==> flow/design.v <==
module bufferDepth1 #(
    parameter WIDTH = 64
) (
    input clk, reset,
    input wrEnable, rdEnable,
    input [WIDTH-1:0] dataIn,
    output [WIDTH-1:0] dataOut,
    output full, empty
);
    reg [WIDTH-1:0] memory;                      
    reg fullFlag;                                
    assign full = fullFlag;
    assign empty = ~fullFlag;
    assign dataOut = memory;                     
    always @(posedge clk) begin
        if (reset) begin
            memory <= 0;
            fullFlag <= 0;
        end
        else begin
            if (wrEnable & (!fullFlag)) begin
                memory <= dataIn;
                fullFlag <= 1;
            end
            if (rdEnable & fullFlag) begin
                fullFlag <= 0;
            end
        end
    end
endmodule
module rotating_prioritizer (
    input clk, reset,
    input polarity,
    input req0, req1,
    output grant0, grant1
);
    reg grantReg0, grantReg1;
    assign grant0 = grantReg0;
    assign grant1 = grantReg1;
    reg lastGrant0, lastGrant1;
    reg reqF0, reqF1;
    reg grantF0, grantF1;
    always @(*) begin
        if (reqF0) begin
            grantF0 = 1;
            grantF1 = 0;
        end
        else begin
            grantF0 = 0;
            grantF1 = reqF1;
        end
    end
    always @(*) begin
        if (polarity) begin
            if (lastGrant1) begin
                {reqF0, reqF1} = {req0, req1};
                {grantReg0, grantReg1} = {grantF0, grantF1};              
            end
            else begin
                {reqF0, reqF1} = {req1, req0};
                {grantReg0, grantReg1} = {grantF1, grantF0};
            end
        end
        else begin  
            if (lastGrant0) begin
                {reqF0, reqF1} = {req0, req1};
                {grantReg0, grantReg1} = {grantF0, grantF1};              
            end
            else begin
                {reqF0, reqF1} = {req1, req0};
                {grantReg0, grantReg1} = {grantF1, grantF0};
            end
        end
    end
    always @(posedge clk) begin
        if (reset) begin
            lastGrant0 <= 1;  
            lastGrant1 <= 1;
        end
        else begin
            if (polarity) begin
                if (~req0 || ~req1) begin  
                    lastGrant1 <= 1;
                end
                else begin
                    if (grantReg0) begin
                        lastGrant1 <= 0;
                    end
                    if (grantReg1) begin
                        lastGrant1 <= 1;
                    end
                end
            end
            else begin  
                if (~req0 || ~req1) begin  
                    lastGrant0 <= 1;
                end
                else begin
                    if (grantReg0) begin
                        lastGrant0 <= 0;
                    end
                    if (grantReg1) begin
                        lastGrant0 <= 1;
                    end
                end
            end
        end
    end
endmodule
module cardinal_router 
#(
    parameter PACKET_SIZE = 64
)
(
    input clk, reset,                     
    output polarity,
    input cwsi,                          
    output cwri,                         
    input [PACKET_SIZE - 1:0] cwdi,      
    input ccwsi,                         
    output ccwri,                        
    input [PACKET_SIZE - 1:0] ccwdi,     
    input pesi,                          
    output peri,                         
    input [PACKET_SIZE - 1:0] pedi,      
    output cwso,                         
    input cwro,                          
    output [PACKET_SIZE - 1:0] cwdo,     
    output ccwso,                        
    input ccwro,                         
    output [PACKET_SIZE - 1:0] ccwdo,    
    output peso,                         
    input pero,                          
    output [PACKET_SIZE - 1:0] pedo      
);
    wire fullCwi0, fullCwi1, fullCcwi0, fullCcwi1, fullPei0, fullPei1;
    wire emptyCwi0, emptyCwi1, emptyCcwi0, emptyCcwi1, emptyPei0, emptyPei1;
    reg rdEnableCwi0, rdEnableCwi1, rdEnableCcwi0, rdEnableCcwi1, rdEnablePei0, rdEnablePei1;
    reg wrEnableCwi0, wrEnableCwi1, wrEnableCcwi0, wrEnableCcwi1, wrEnablePei0, wrEnablePei1;
    wire [PACKET_SIZE - 1:0] dataCwi0, dataCwi1, dataCcwi0, dataCcwi1, dataPei0, dataPei1;
    bufferDepth1 bufCwi0
    (
        .clk(clk),
        .reset(reset),
        .full(fullCwi0),
        .empty(emptyCwi0),
        .rdEnable(rdEnableCwi0),
        .wrEnable(wrEnableCwi0),
        .dataIn(cwdi),
        .dataOut(dataCwi0)
    );
    bufferDepth1 bufCwi1
    (
        .clk(clk),
        .reset(reset),
        .full(fullCwi1),
        .empty(emptyCwi1),
        .rdEnable(rdEnableCwi1),
        .wrEnable(wrEnableCwi1),
        .dataIn(cwdi),
        .dataOut(dataCwi1)
    );
    bufferDepth1 bufCcwi0
    (
        .clk(clk),
        .reset(reset),
        .full(fullCcwi0),
        .empty(emptyCcwi0),
        .rdEnable(rdEnableCcwi0),
        .wrEnable(wrEnableCcwi0),
        .dataIn(ccwdi),
        .dataOut(dataCcwi0)
    );
    bufferDepth1 bufCcwi1
    (
        .clk(clk),
        .reset(reset),
        .full(fullCcwi1),
        .empty(emptyCcwi1),
        .rdEnable(rdEnableCcwi1),
        .wrEnable(wrEnableCcwi1),
        .dataIn(ccwdi),
        .dataOut(dataCcwi1)
    );
    bufferDepth1 bufPei0
    (
        .clk(clk),
        .reset(reset),
        .full(fullPei0),
        .empty(emptyPei0),
        .rdEnable(rdEnablePei0),
        .wrEnable(wrEnablePei0),
        .dataIn(pedi),
        .dataOut(dataPei0)
    );   
    bufferDepth1 bufPei1
    (
        .clk(clk),
        .reset(reset),
        .full(fullPei1),
        .empty(emptyPei1),
        .rdEnable(rdEnablePei1),
        .wrEnable(wrEnablePei1),
        .dataIn(pedi),
        .dataOut(dataPei1)
    ); 
    wire fullCwo0, fullCwo1, fullCcwo0, fullCcwo1, fullPeo0, fullPeo1;
    wire emptyCwo0, emptyCwo1, emptyCcwo0, emptyCcwo1, emptyPeo0, emptyPeo1;
    wire rdEnableCwo0, rdEnableCwo1, rdEnableCcwo0, rdEnableCcwo1, rdEnablePeo0, rdEnablePeo1;
    reg wrEnableCwo0, wrEnableCwo1, wrEnableCcwo0, wrEnableCcwo1, wrEnablePeo0, wrEnablePeo1;
    reg [PACKET_SIZE - 1:0] dataInCwo0, dataInCwo1, dataInCcwo0, dataInCcwo1, dataInPeo0, dataInPeo1;
    wire [PACKET_SIZE - 1:0] dataOutCwo0, dataOutCwo1, dataOutCcwo0, dataOutCcwo1, dataOutPeo0, dataOutPeo1;
    bufferDepth1 bufCwo0
    (
        .clk(clk),
        .reset(reset),
        .full(fullCwo0),
        .empty(emptyCwo0),
        .rdEnable(rdEnableCwo0),
        .wrEnable(wrEnableCwo0),
        .dataIn(dataInCwo0),
        .dataOut(dataOutCwo0)
    );
    bufferDepth1 bufCwo1
    (
        .clk(clk),
        .reset(reset),
        .full(fullCwo1),
        .empty(emptyCwo1),
        .rdEnable(rdEnableCwo1),
        .wrEnable(wrEnableCwo1),
        .dataIn(dataInCwo1),
        .dataOut(dataOutCwo1)
    );
    bufferDepth1 bufCcwo0
    (
        .clk(clk),
        .reset(reset),
        .full(fullCcwo0),
        .empty(emptyCcwo0),
        .rdEnable(rdEnableCcwo0),
        .wrEnable(wrEnableCcwo0),
        .dataIn(dataInCcwo0),
        .dataOut(dataOutCcwo0)
    );
    bufferDepth1 bufCcwo1
    (
        .clk(clk),
        .reset(reset),
        .full(fullCcwo1),
        .empty(emptyCcwo1),
        .rdEnable(rdEnableCcwo1),
        .wrEnable(wrEnableCcwo1),
        .dataIn(dataInCcwo1),
        .dataOut(dataOutCcwo1)
    );
    bufferDepth1 bufPeo0
    (
        .clk(clk),
        .reset(reset),
        .full(fullPeo0),
        .empty(emptyPeo0),
        .rdEnable(rdEnablePeo0),
        .wrEnable(wrEnablePeo0),
        .dataIn(dataInPeo0),
        .dataOut(dataOutPeo0)
    );   
    bufferDepth1 bufPeo1
    (
        .clk(clk),
        .reset(reset),
        .full(fullPeo1),
        .empty(emptyPeo1),
        .rdEnable(rdEnablePeo1),
        .wrEnable(wrEnablePeo1),
        .dataIn(dataInPeo1),
        .dataOut(dataOutPeo1)
    );  
    reg reqCwiCwo, reqCwiPeo;
    reg reqCcwiCcwo, reqCcwiPeo;
    reg reqPeiCwo, reqPeiCcwo;
    wire grantCwiCwo, grantCwiPeo; 
    wire grantCcwiCcwo, grantCcwiPeo;
    wire grantPeiCwo, grantPeiCcwo;
    rotating_prioritizer arbiterCwo
    (
        .clk(clk),
        .reset(reset),
        .polarity(polarity),
        .req0(reqCwiCwo),
        .req1(reqPeiCwo),
        .grant0(grantCwiCwo),
        .grant1(grantPeiCwo)
    );
    rotating_prioritizer arbiterCcwo
    (
        .clk(clk),
        .reset(reset),
        .polarity(polarity),
        .req0(reqCcwiCcwo),
        .req1(reqPeiCcwo),
        .grant0(grantCcwiCcwo),
        .grant1(grantPeiCcwo)
    );
    rotating_prioritizer arbiterPeo
    (
        .clk(clk),
        .reset(reset),
        .polarity(polarity),
        .req0(reqCwiPeo),
        .req1(reqCcwiPeo),
        .grant0(grantCwiPeo),
        .grant1(grantCcwiPeo)
    );
    reg cwriReg, ccwriReg, periReg;
    reg cwsoReg, ccwsoReg, pesoReg;
    reg polarityReg;
    assign cwri     = cwriReg;
    assign ccwri    = ccwriReg;
    assign peri     = periReg;
    assign cwso     = cwsoReg;
    assign ccwso    = ccwsoReg;
    assign peso     = pesoReg;
    assign cwdo = (polarityReg == 0)   ? dataOutCwo1   : dataOutCwo0;
    assign ccwdo = (polarityReg == 0)  ? dataOutCcwo1  : dataOutCcwo0;  
    assign pedo = (polarityReg == 0)   ? dataOutPeo1   : dataOutPeo0; 
    assign rdEnableCwo0     = (polarityReg == 1)   ? (cwsoReg & cwro)      : 0;
    assign rdEnableCwo1     = (polarityReg == 0)   ? (cwsoReg & cwro)      : 0;
    assign rdEnableCcwo0    = (polarityReg == 1)   ? (ccwsoReg & ccwro)    : 0;  
    assign rdEnableCcwo1    = (polarityReg == 0)   ? (ccwsoReg & ccwro)    : 0;  
    assign rdEnablePeo0     = (polarityReg == 1)   ? (pesoReg & pero)      : 0;
    assign rdEnablePeo1     = (polarityReg == 0)   ? (pesoReg & pero)      : 0;  
    assign polarity = polarityReg;
    always @(posedge clk) begin
        if (reset) begin
            polarityReg <= 0;
        end
        else begin
            polarityReg <= ~polarityReg;
        end
    end
    always @(*) begin
        if(polarityReg == 0) begin
            if(emptyCwi1) begin 
                cwriReg = 1;
            end
            else begin 
                cwriReg = 0;
            end
            if(emptyCcwi1) begin 
                ccwriReg = 1;
            end
            else begin 
                ccwriReg = 0;
            end
            if(emptyPei1) begin 
                periReg = 1; 
            end
            else begin 
                periReg = 0;
            end
        end
        else begin  
            if(emptyCwi0) begin 
                cwriReg = 1;
            end
            else begin 
                cwriReg = 0;
            end
            if(emptyCcwi0) begin 
                ccwriReg = 1;
            end
            else begin 
                ccwriReg = 0;
            end
            if(emptyPei0) begin 
                periReg = 1;
            end
            else begin 
                periReg = 0;
            end
        end
    end
    always @(*) begin
        if(polarityReg == 0) begin
            wrEnableCwi0 = 0;
            wrEnableCcwi0 = 0;
            wrEnablePei0 = 0;
            if(cwsi && cwriReg) begin 
                wrEnableCwi1 = 1;
            end
            else begin 
                wrEnableCwi1 = 0;
            end
            if(ccwsi && ccwriReg) begin
                wrEnableCcwi1 = 1;
            end
            else begin 
                wrEnableCcwi1 = 0; 
            end
            if(pesi && periReg) begin 
                wrEnablePei1 = 1;
            end
            else begin 
                wrEnablePei1 = 0;   
            end
        end
        else begin
            wrEnableCwi1 = 0;
            wrEnableCcwi1 = 0;
            wrEnablePei1 = 0;
            if(cwsi && cwriReg) begin 
                wrEnableCwi0 = 1;
            end
            else begin 
                wrEnableCwi0 = 0;
            end
            if(ccwsi && ccwriReg) begin 
                wrEnableCcwi0 = 1;
            end
            else begin 
                wrEnableCcwi0 = 0; 
            end
            if(pesi && periReg) begin 
                wrEnablePei0 = 1;
            end
            else begin 
                wrEnablePei0 = 0; 
            end
        end 
    end
    always @(*) begin
        reqCwiCwo = 0;
        reqCwiPeo = 0;
        reqCcwiCcwo = 0;
        reqCcwiPeo = 0;
        reqPeiCwo = 0;
        reqPeiCcwo = 0;
        if(polarityReg == 0) begin  
            if(fullCwi0 && (dataCwi0[48] == 1) && emptyCwo0) begin 
                reqCwiCwo = 1;
            end
            if(fullCwi0 && (dataCwi0[48] == 0) && emptyPeo0) begin 
                reqCwiPeo = 1;
            end
            if(fullCcwi0 && (dataCcwi0[48] == 1) && emptyCcwo0) begin 
                reqCcwiCcwo = 1;
            end
            if(fullCcwi0 && (dataCcwi0[48] == 0) && emptyPeo0) begin 
                reqCcwiPeo = 1;
            end
            if(fullPei0 && (dataPei0[62] == 0) && emptyCwo0) begin 
                reqPeiCwo = 1;
            end
            if(fullPei0 && (dataPei0[62] == 1) && emptyCcwo0) begin 
                reqPeiCcwo = 1;
            end
        end
        else begin  
            if(fullCwi1 && (dataCwi1[48] == 1) && emptyCwo1) begin 
                reqCwiCwo = 1;
            end
            if(fullCwi1 && (dataCwi1[48] == 0) && emptyPeo1) begin 
                reqCwiPeo = 1;
            end
            if(fullCcwi1 && (dataCcwi1[48] == 1) && emptyCcwo1) begin 
                reqCcwiCcwo = 1;
            end
            if(fullCcwi1 && (dataCcwi1[48] == 0) && emptyPeo1) begin 
                reqCcwiPeo = 1;
            end
            if(fullPei1 && (dataPei1[62] == 0) && emptyCwo1) begin 
                reqPeiCwo = 1;
            end
            if(fullPei1 && (dataPei1[62] == 1) && emptyCcwo1) begin 
                reqPeiCcwo = 1;
            end
        end
    end
    always @(*) begin
        rdEnableCwi0 = 0;
        rdEnableCwi1 = 0;
        rdEnableCcwi0 = 0;
        rdEnableCcwi1 = 0;
        rdEnablePei0 = 0;
        rdEnablePei1 = 0;
        wrEnableCwo0 = 0;
        wrEnableCwo1 = 0;
        wrEnableCcwo0 = 0;
        wrEnableCcwo1 = 0;
        wrEnablePeo0 = 0;
        wrEnablePeo1 = 0;
        dataInCwo0 = 64'bx;
        dataInCwo1 = 64'bx;
        dataInCcwo0 = 64'bx;
        dataInCcwo1 = 64'bx;
        dataInPeo0 = 64'bx;
        dataInPeo1 = 64'bx;
        if(polarityReg == 0)  
        begin
            if(grantCwiCwo) begin                            
                rdEnableCwi0 = 1;
                wrEnableCwo0 = 1;
                dataInCwo0 = dataCwi0;                       
                dataInCwo0[55-:8] = dataCwi0[55-:8] >> 1;    
            end
            if(grantCwiPeo) begin
                rdEnableCwi0 = 1;
                wrEnablePeo0 = 1;
                dataInPeo0 = dataCwi0;
                dataInPeo0[55-:8] = dataCwi0[55-:8] >> 1;
            end
            if(grantCcwiCcwo) begin
                rdEnableCcwi0 = 1;
                wrEnableCcwo0 = 1;
                dataInCcwo0 = dataCcwi0;
                dataInCcwo0[55-:8] = dataCcwi0[55-:8] >> 1;
            end
            if(grantCcwiPeo) begin
                rdEnableCcwi0 = 1;
                wrEnablePeo0 = 1;
                dataInPeo0 = dataCcwi0;
                dataInPeo0[55-:8] = dataCcwi0[55-:8] >> 1;
            end
            if(grantPeiCwo) begin
                rdEnablePei0 = 1;
                wrEnableCwo0 = 1;
                dataInCwo0 = dataPei0;
                dataInCwo0[55-:8] = dataPei0[55-:8] >> 1;
            end
            if(grantPeiCcwo) begin
                rdEnablePei0 = 1;
                wrEnableCcwo0 = 1;
                dataInCcwo0 = dataPei0;
                dataInCcwo0[55-:8] = dataPei0[55-:8] >> 1;
            end
        end
        else  
        begin
            if(grantCwiCwo) begin
                rdEnableCwi1 = 1;
                wrEnableCwo1 = 1;
                dataInCwo1 = dataCwi1;
                dataInCwo1[55-:8] = dataCwi1[55-:8] >> 1;
            end
            if(grantCwiPeo) begin
                rdEnableCwi1 = 1;
                wrEnablePeo1 = 1;
                dataInPeo1 = dataCwi1;
                dataInPeo1[55-:8] = dataCwi1[55-:8] >> 1;
            end
            if(grantCcwiCcwo) begin
                rdEnableCcwi1 = 1;
                wrEnableCcwo1 = 1;
                dataInCcwo1 = dataCcwi1;
                dataInCcwo1[55-:8] = dataCcwi1[55-:8] >> 1;
            end
            if(grantCcwiPeo) begin
                rdEnableCcwi1 = 1;
                wrEnablePeo1 = 1;
                dataInPeo1 = dataCcwi1;
                dataInPeo1[55-:8] = dataCcwi1[55-:8] >> 1;
            end
            if(grantPeiCwo) begin
                rdEnablePei1 = 1;
                wrEnableCwo1 = 1;
                dataInCwo1 = dataPei1;
                dataInCwo1[55-:8] = dataPei1[55-:8] >> 1;
            end
            if(grantPeiCcwo) begin
                rdEnablePei1 = 1;
                wrEnableCcwo1 = 1;
                dataInCcwo1 = dataPei1;
                dataInCcwo1[55-:8] = dataPei1[55-:8] >> 1;
            end
        end
    end
    always @(*) begin
        cwsoReg     = (polarityReg == 0) ? (fullCwo1 & cwro)   : (fullCwo0 & cwro);
        ccwsoReg    = (polarityReg == 0) ? (fullCcwo1 & ccwro) : (fullCcwo0 & ccwro);  
        pesoReg     = (polarityReg == 0) ? (fullPeo1 & pero)   : (fullPeo0 & pero);    
    end 
endmodule 
======== From RTL to reports: cardinal_router ========
Tool output for the design above, in the order of the flow.
Lines are those of the file above, counted from 1.
Operators: Yosys type, input widths -> output width; for muxes data width and select width s.
Library cell names are shortened.
A cell with n/a has no value.
design
  top ..................................... cardinal_router
  clock port .............................. clk
  standard-cell library ................... sky130hd
  library corner .......................... tt_025C_1v80

======== Elaborated design ========
Source: Yosys, flattened and elaborated, memories not mapped. Widths are those after wreduce. Registers that Yosys merges into a memory's read port (data or address) are not register bits. Print and check cells do not count. Equal cells are merged and count once.
word-level totals
  register bits after elaboration ......... 787
  input bits .............................. 200
  output and inout port bits .............. 199
  word-level cells ........................ 297
operators by class
  muxes and demuxes ....................... 151
  bitwise operators ....................... 52
  reduce/logical cells .................... 63
operator list
  operator           number
  $mux 48            12
  $mux 64            9
  $mux 8             24
  $mux 1             94
  $and 1x1->1        33
  $logic_and 1x1->1  27
  $reduce_or 2->1    12
  $mux 2             12
  $not 1->1          19
  $logic_not 1->1    12
  $reduce_and 2->1   6
  $reduce_bool 3->1  3
  $logic_or 1x1->1   3

======== Depth ========
Depth = most cells in a row (Yosys ltp): at word level without a register or memory, in the mapped netlist without a sequential cell, where the memories' decode and read muxes count.
depth
  word-level depth ........................ 15
  ABC_AREA ................................ 0
  mapped depth ............................ 11
  depth with buffers taken out ............ 6

======== Netlist ========
Source: synth_stat.txt of the flow (Yosys; design flattened, memories mapped). It holds for the ABC_AREA given above (unset counts as 0); a run with the other value may have another netlist.
Totals and module areas in this step are rounded.
mapped netlist
  standard cells after synthesis .......... 3655
  synthesis area .......................... 33000 um^2
  area of sequential cells ................ 16000 um^2
  flip-flop cells ......................... 779
  buffer cells ............................ 313
cell types
  cell      number  total area (um^2)
  dfxtp_1   779     1.56E+04
  mux2i_1   321     3.21E+03
  nand2_1   786     2950.33
  a211oi_1  317     2.38E+03
  mux2_2    192     2.16E+03
  a21oi_1   394     1.97E+03
  nor2_1    342     1.28E+03
  clkbuf_1  221     829.546
  and2_1    64      400.384
  a221o_2   31      349.085
  a221o_1   32      320.307
  buf_2     57      285.274
  buf_4     17      127.622
  buf_6     6       67.565
  o21ai_0   12      60.058
  or2_2     6       37.536
  a32oi_1   4       35.034
  buf_1     9       33.782
Not listed: further types 37, cells in them 65.
By module: a second synthesis without flattening, with its own total; a netlist apart from the flattened one above.
unflattened totals
  cell total of the unflattened synthesis .. 4286
  area (unflattened synthesis) ............ 45000 um^2
Each row is one instance without its submodules.
modules
  module                instances  cells  area (um^2)  sequential area (um^2)
  bufferDepth1          12         296    3100         1300
  cardinal_router       1          698    7800         20
  rotating_prioritizer  3          12     110          40

======== Path before layout ========
OpenSTA on the mapped netlist: ideal clock, no wires. The path of least setup slack (recovery checks aside). Input and output delay are each 20% of the period. Register names are those of the netlist, which keeps one name where synthesis merged equal registers.
timing path after synthesis
  path type ............................... flip-flop to output port
  start ................................... reg polarityReg
  end ..................................... out ccwdo[10]
  clock period ............................ 4.0 ns
  external output delay ................... 0.800 ns
  launch time at the first pin ............ 0.000 ns
  data arrival time ....................... 2.173 ns
  data required time ...................... 3.200 ns
  setup slack ............................. 1.027 ns
  delay of the path ....................... 2.173 ns
  stages .................................. 7
  buffers on the path ..................... 5
  period reached after synthesis .......... 2.973 ns
"delay of the path" is the arrival time less input delay plus setup time.
At an output port there is no setup time.
"stages": output pins that drive a net of the path, with the launching flip-flop's if there is one; two outputs of one cell count as two.
"period reached after synthesis" = period - worst setup slack (recovery checks aside). The figure is calculated, with input and output delays left at 20% of the set period.
Between the ends stands the longest chain of elaborated cells between them, by number of cells; it is not shown to be the way that was timed. Of several equally long chains one is given.
A line is the first line of the expression or statement that the cell stems from. Yosys adds cells for indexed reads and writes and turns some case tables into memories.
between the ends, after synthesis
  path through ............................ dfxtp_1 buf_2 buf_2 clkbuf_1 clkbuf_1 clkbuf_1 mux2_2
  length of the longest elaborated chain .. 1
  elaborated cells on any way between the ends .. 1
  source lines of those cells ............. 1
  classes of those cells .................. mux: 1
ends and longest elaborated chain, after synthesis
  element        RTL line  source
  from (decl)    317       reg polarityReg;
  from (assign)  336       polarityReg <= 0;
  from (assign)  339       polarityReg <= ~polarityReg;
  $mux 64        325       assign ccwdo = (polarityReg == 0)  ? dataOutCcwo1  : dataOutCcwo0;
  to (decl)      131       output [PACKET_SIZE - 1:0] ccwdo,

======== Worst path after layout ========
From the final timing report of flow run A: the path of least setup slack in the routed layout; clock arrival at registers is part of the times.
timing path post-layout
  path type ............................... flip-flop to output port
  start ................................... reg polarityReg
  end ..................................... out cwdo[62]
  clock period ............................ 4.0 ns
  external output delay ................... 0.80 ns
  launch time at the first pin ............ 0.63 ns
  data arrival time ....................... 2.93 ns
  data required time ...................... 3.20 ns
  setup slack ............................. 0.27 ns
  stages .................................. 4
  buffers on the path ..................... 2
Between the ends stands the longest chain of elaborated cells between them, by number of cells; it is not shown to be the way that was timed. Of several equally long chains one is given.
between the ends, post-layout
  path through ............................ dfxtp_4 buf_4 mux2_2 clkdlybuf4s50_1
  length of the longest elaborated chain .. 1
  elaborated cells on any way between the ends .. 1
  source lines of those cells ............. 1
  classes of those cells .................. mux: 1
ends and longest elaborated chain, post-layout
  element        RTL line  source
  from (decl)    317       reg polarityReg;
  from (assign)  336       polarityReg <= 0;
  from (assign)  339       polarityReg <= ~polarityReg;
  $mux 64        324       assign cwdo = (polarityReg == 0)   ? dataOutCwo1   : dataOutCwo0;
  to (decl)      128       output [PACKET_SIZE - 1:0] cwdo,

## Implementation results

Module cardinal_router, platform sky130hd: 4 stored runs of the flow (Yosys, OpenROAD) with differing settings, in no particular order. Input and output delays are each 20% of the period that was set; the output load is 0.01 pF.
"achieved period" = clock period - worst setup slack. The figure is calculated, with input and output delays left at 20% of the set period.
By "worst path time" is meant the share of the clock period that the worst setup path is allowed (20% is reserved at inputs, 20% at outputs), minus its slack. Clock arrival times at its registers enter into it.
"total design power" rests on the timing tool's default activity at the inputs, not on a simulated workload.
The measured numbers are rounded.

---- flow run A ----
settings
  CELL_PAD_IN_SITES_DETAIL_PLACEMENT = 2
  CELL_PAD_IN_SITES_GLOBAL_PLACEMENT = 2
  GPL_TIMING_DRIVEN = 1
  HOLD_SLACK_MARGIN = 0.07
  PLACE_DENSITY_LB_ADDON = 0.01
  SLEW_MARGIN = 0
  TNS_END_PERCENT = 25
  period_ns = 4.0
  CAP_MARGIN = 20
  CORE_MARGIN = 2
  CORE_UTILIZATION = 40
results
  cell area after synthesis ............... 33000 um^2
  die area ................................ 84000 um^2
  standard-cell area of the final layout .. 40000 um^2
  final design utilization ................ 0.5
  setup slack of the critical path ........ 0.27 ns
  setup TNS ............................... 0.000 ns
  worst hold slack ........................ 0.47 ns
  total design power ...................... 19000 uW
  achieved period ......................... 3.730 ns
  worst path time ......................... 2.93 ns
  class of the worst setup path ........... flip-flop to output port

---- flow run B ----
settings
  CELL_PAD_IN_SITES_DETAIL_PLACEMENT = 1
  CELL_PAD_IN_SITES_GLOBAL_PLACEMENT = 2
  CTS_CLUSTER_SIZE = 81
  GPL_TIMING_DRIVEN = 0
  HOLD_SLACK_MARGIN = 0.07
  PLACE_DENSITY_LB_ADDON = 0.01
  SETUP_SLACK_MARGIN = 1.03
  SLEW_MARGIN = 30
  TNS_END_PERCENT = 25
  period_ns = 4.0
  CAP_MARGIN = 20
  CORE_MARGIN = 2
  CORE_UTILIZATION = 40
results
  cell area after synthesis ............... 33000 um^2
  die area ................................ 84000 um^2
  standard-cell area of the final layout .. 42000 um^2
  final design utilization ................ 0.52
  setup slack of the critical path ........ 0.69 ns
  setup TNS ............................... 0.000 ns
  worst hold slack ........................ 0.47 ns
  total design power ...................... 19000 uW
  achieved period ......................... 3.314 ns
  worst path time ......................... 2.51 ns
  class of the worst setup path ........... flip-flop to output port

---- flow run C ----
settings
  CORE_UTILIZATION = 40
  period_ns = 3.59
  CAP_MARGIN = 20
  CORE_MARGIN = 2
  SLEW_MARGIN = 20
results
  cell area after synthesis ............... 33000 um^2
  die area ................................ 84000 um^2
  standard-cell area of the final layout .. 40000 um^2
  final design utilization ................ 0.5
  setup slack of the critical path ........ 0.12 ns
  setup TNS ............................... 0.000 ns
  worst hold slack ........................ 0.46 ns
  total design power ...................... 21000 uW
  achieved period ......................... 3.468 ns
  worst path time ......................... 2.75 ns
  class of the worst setup path ........... flip-flop to output port

---- flow run D ----
settings
  CORE_UTILIZATION = 40
  period_ns = 2.16
  CAP_MARGIN = 20
  CORE_MARGIN = 2
  SLEW_MARGIN = 20
results
  cell area after synthesis ............... 33000 um^2
  die area ................................ 84000 um^2
  standard-cell area of the final layout .. 49000 um^2
  final design utilization ................ 0.61
  setup slack of the critical path ........ -0.51 ns
  setup TNS ............................... -150 ns
  worst hold slack ........................ 0.040 ns
  total design power ...................... 38000 uW
  achieved period ......................... 2.667 ns
  worst path time ......................... 2.67 ns
  class of the worst setup path ........... flip-flop to flip-flop
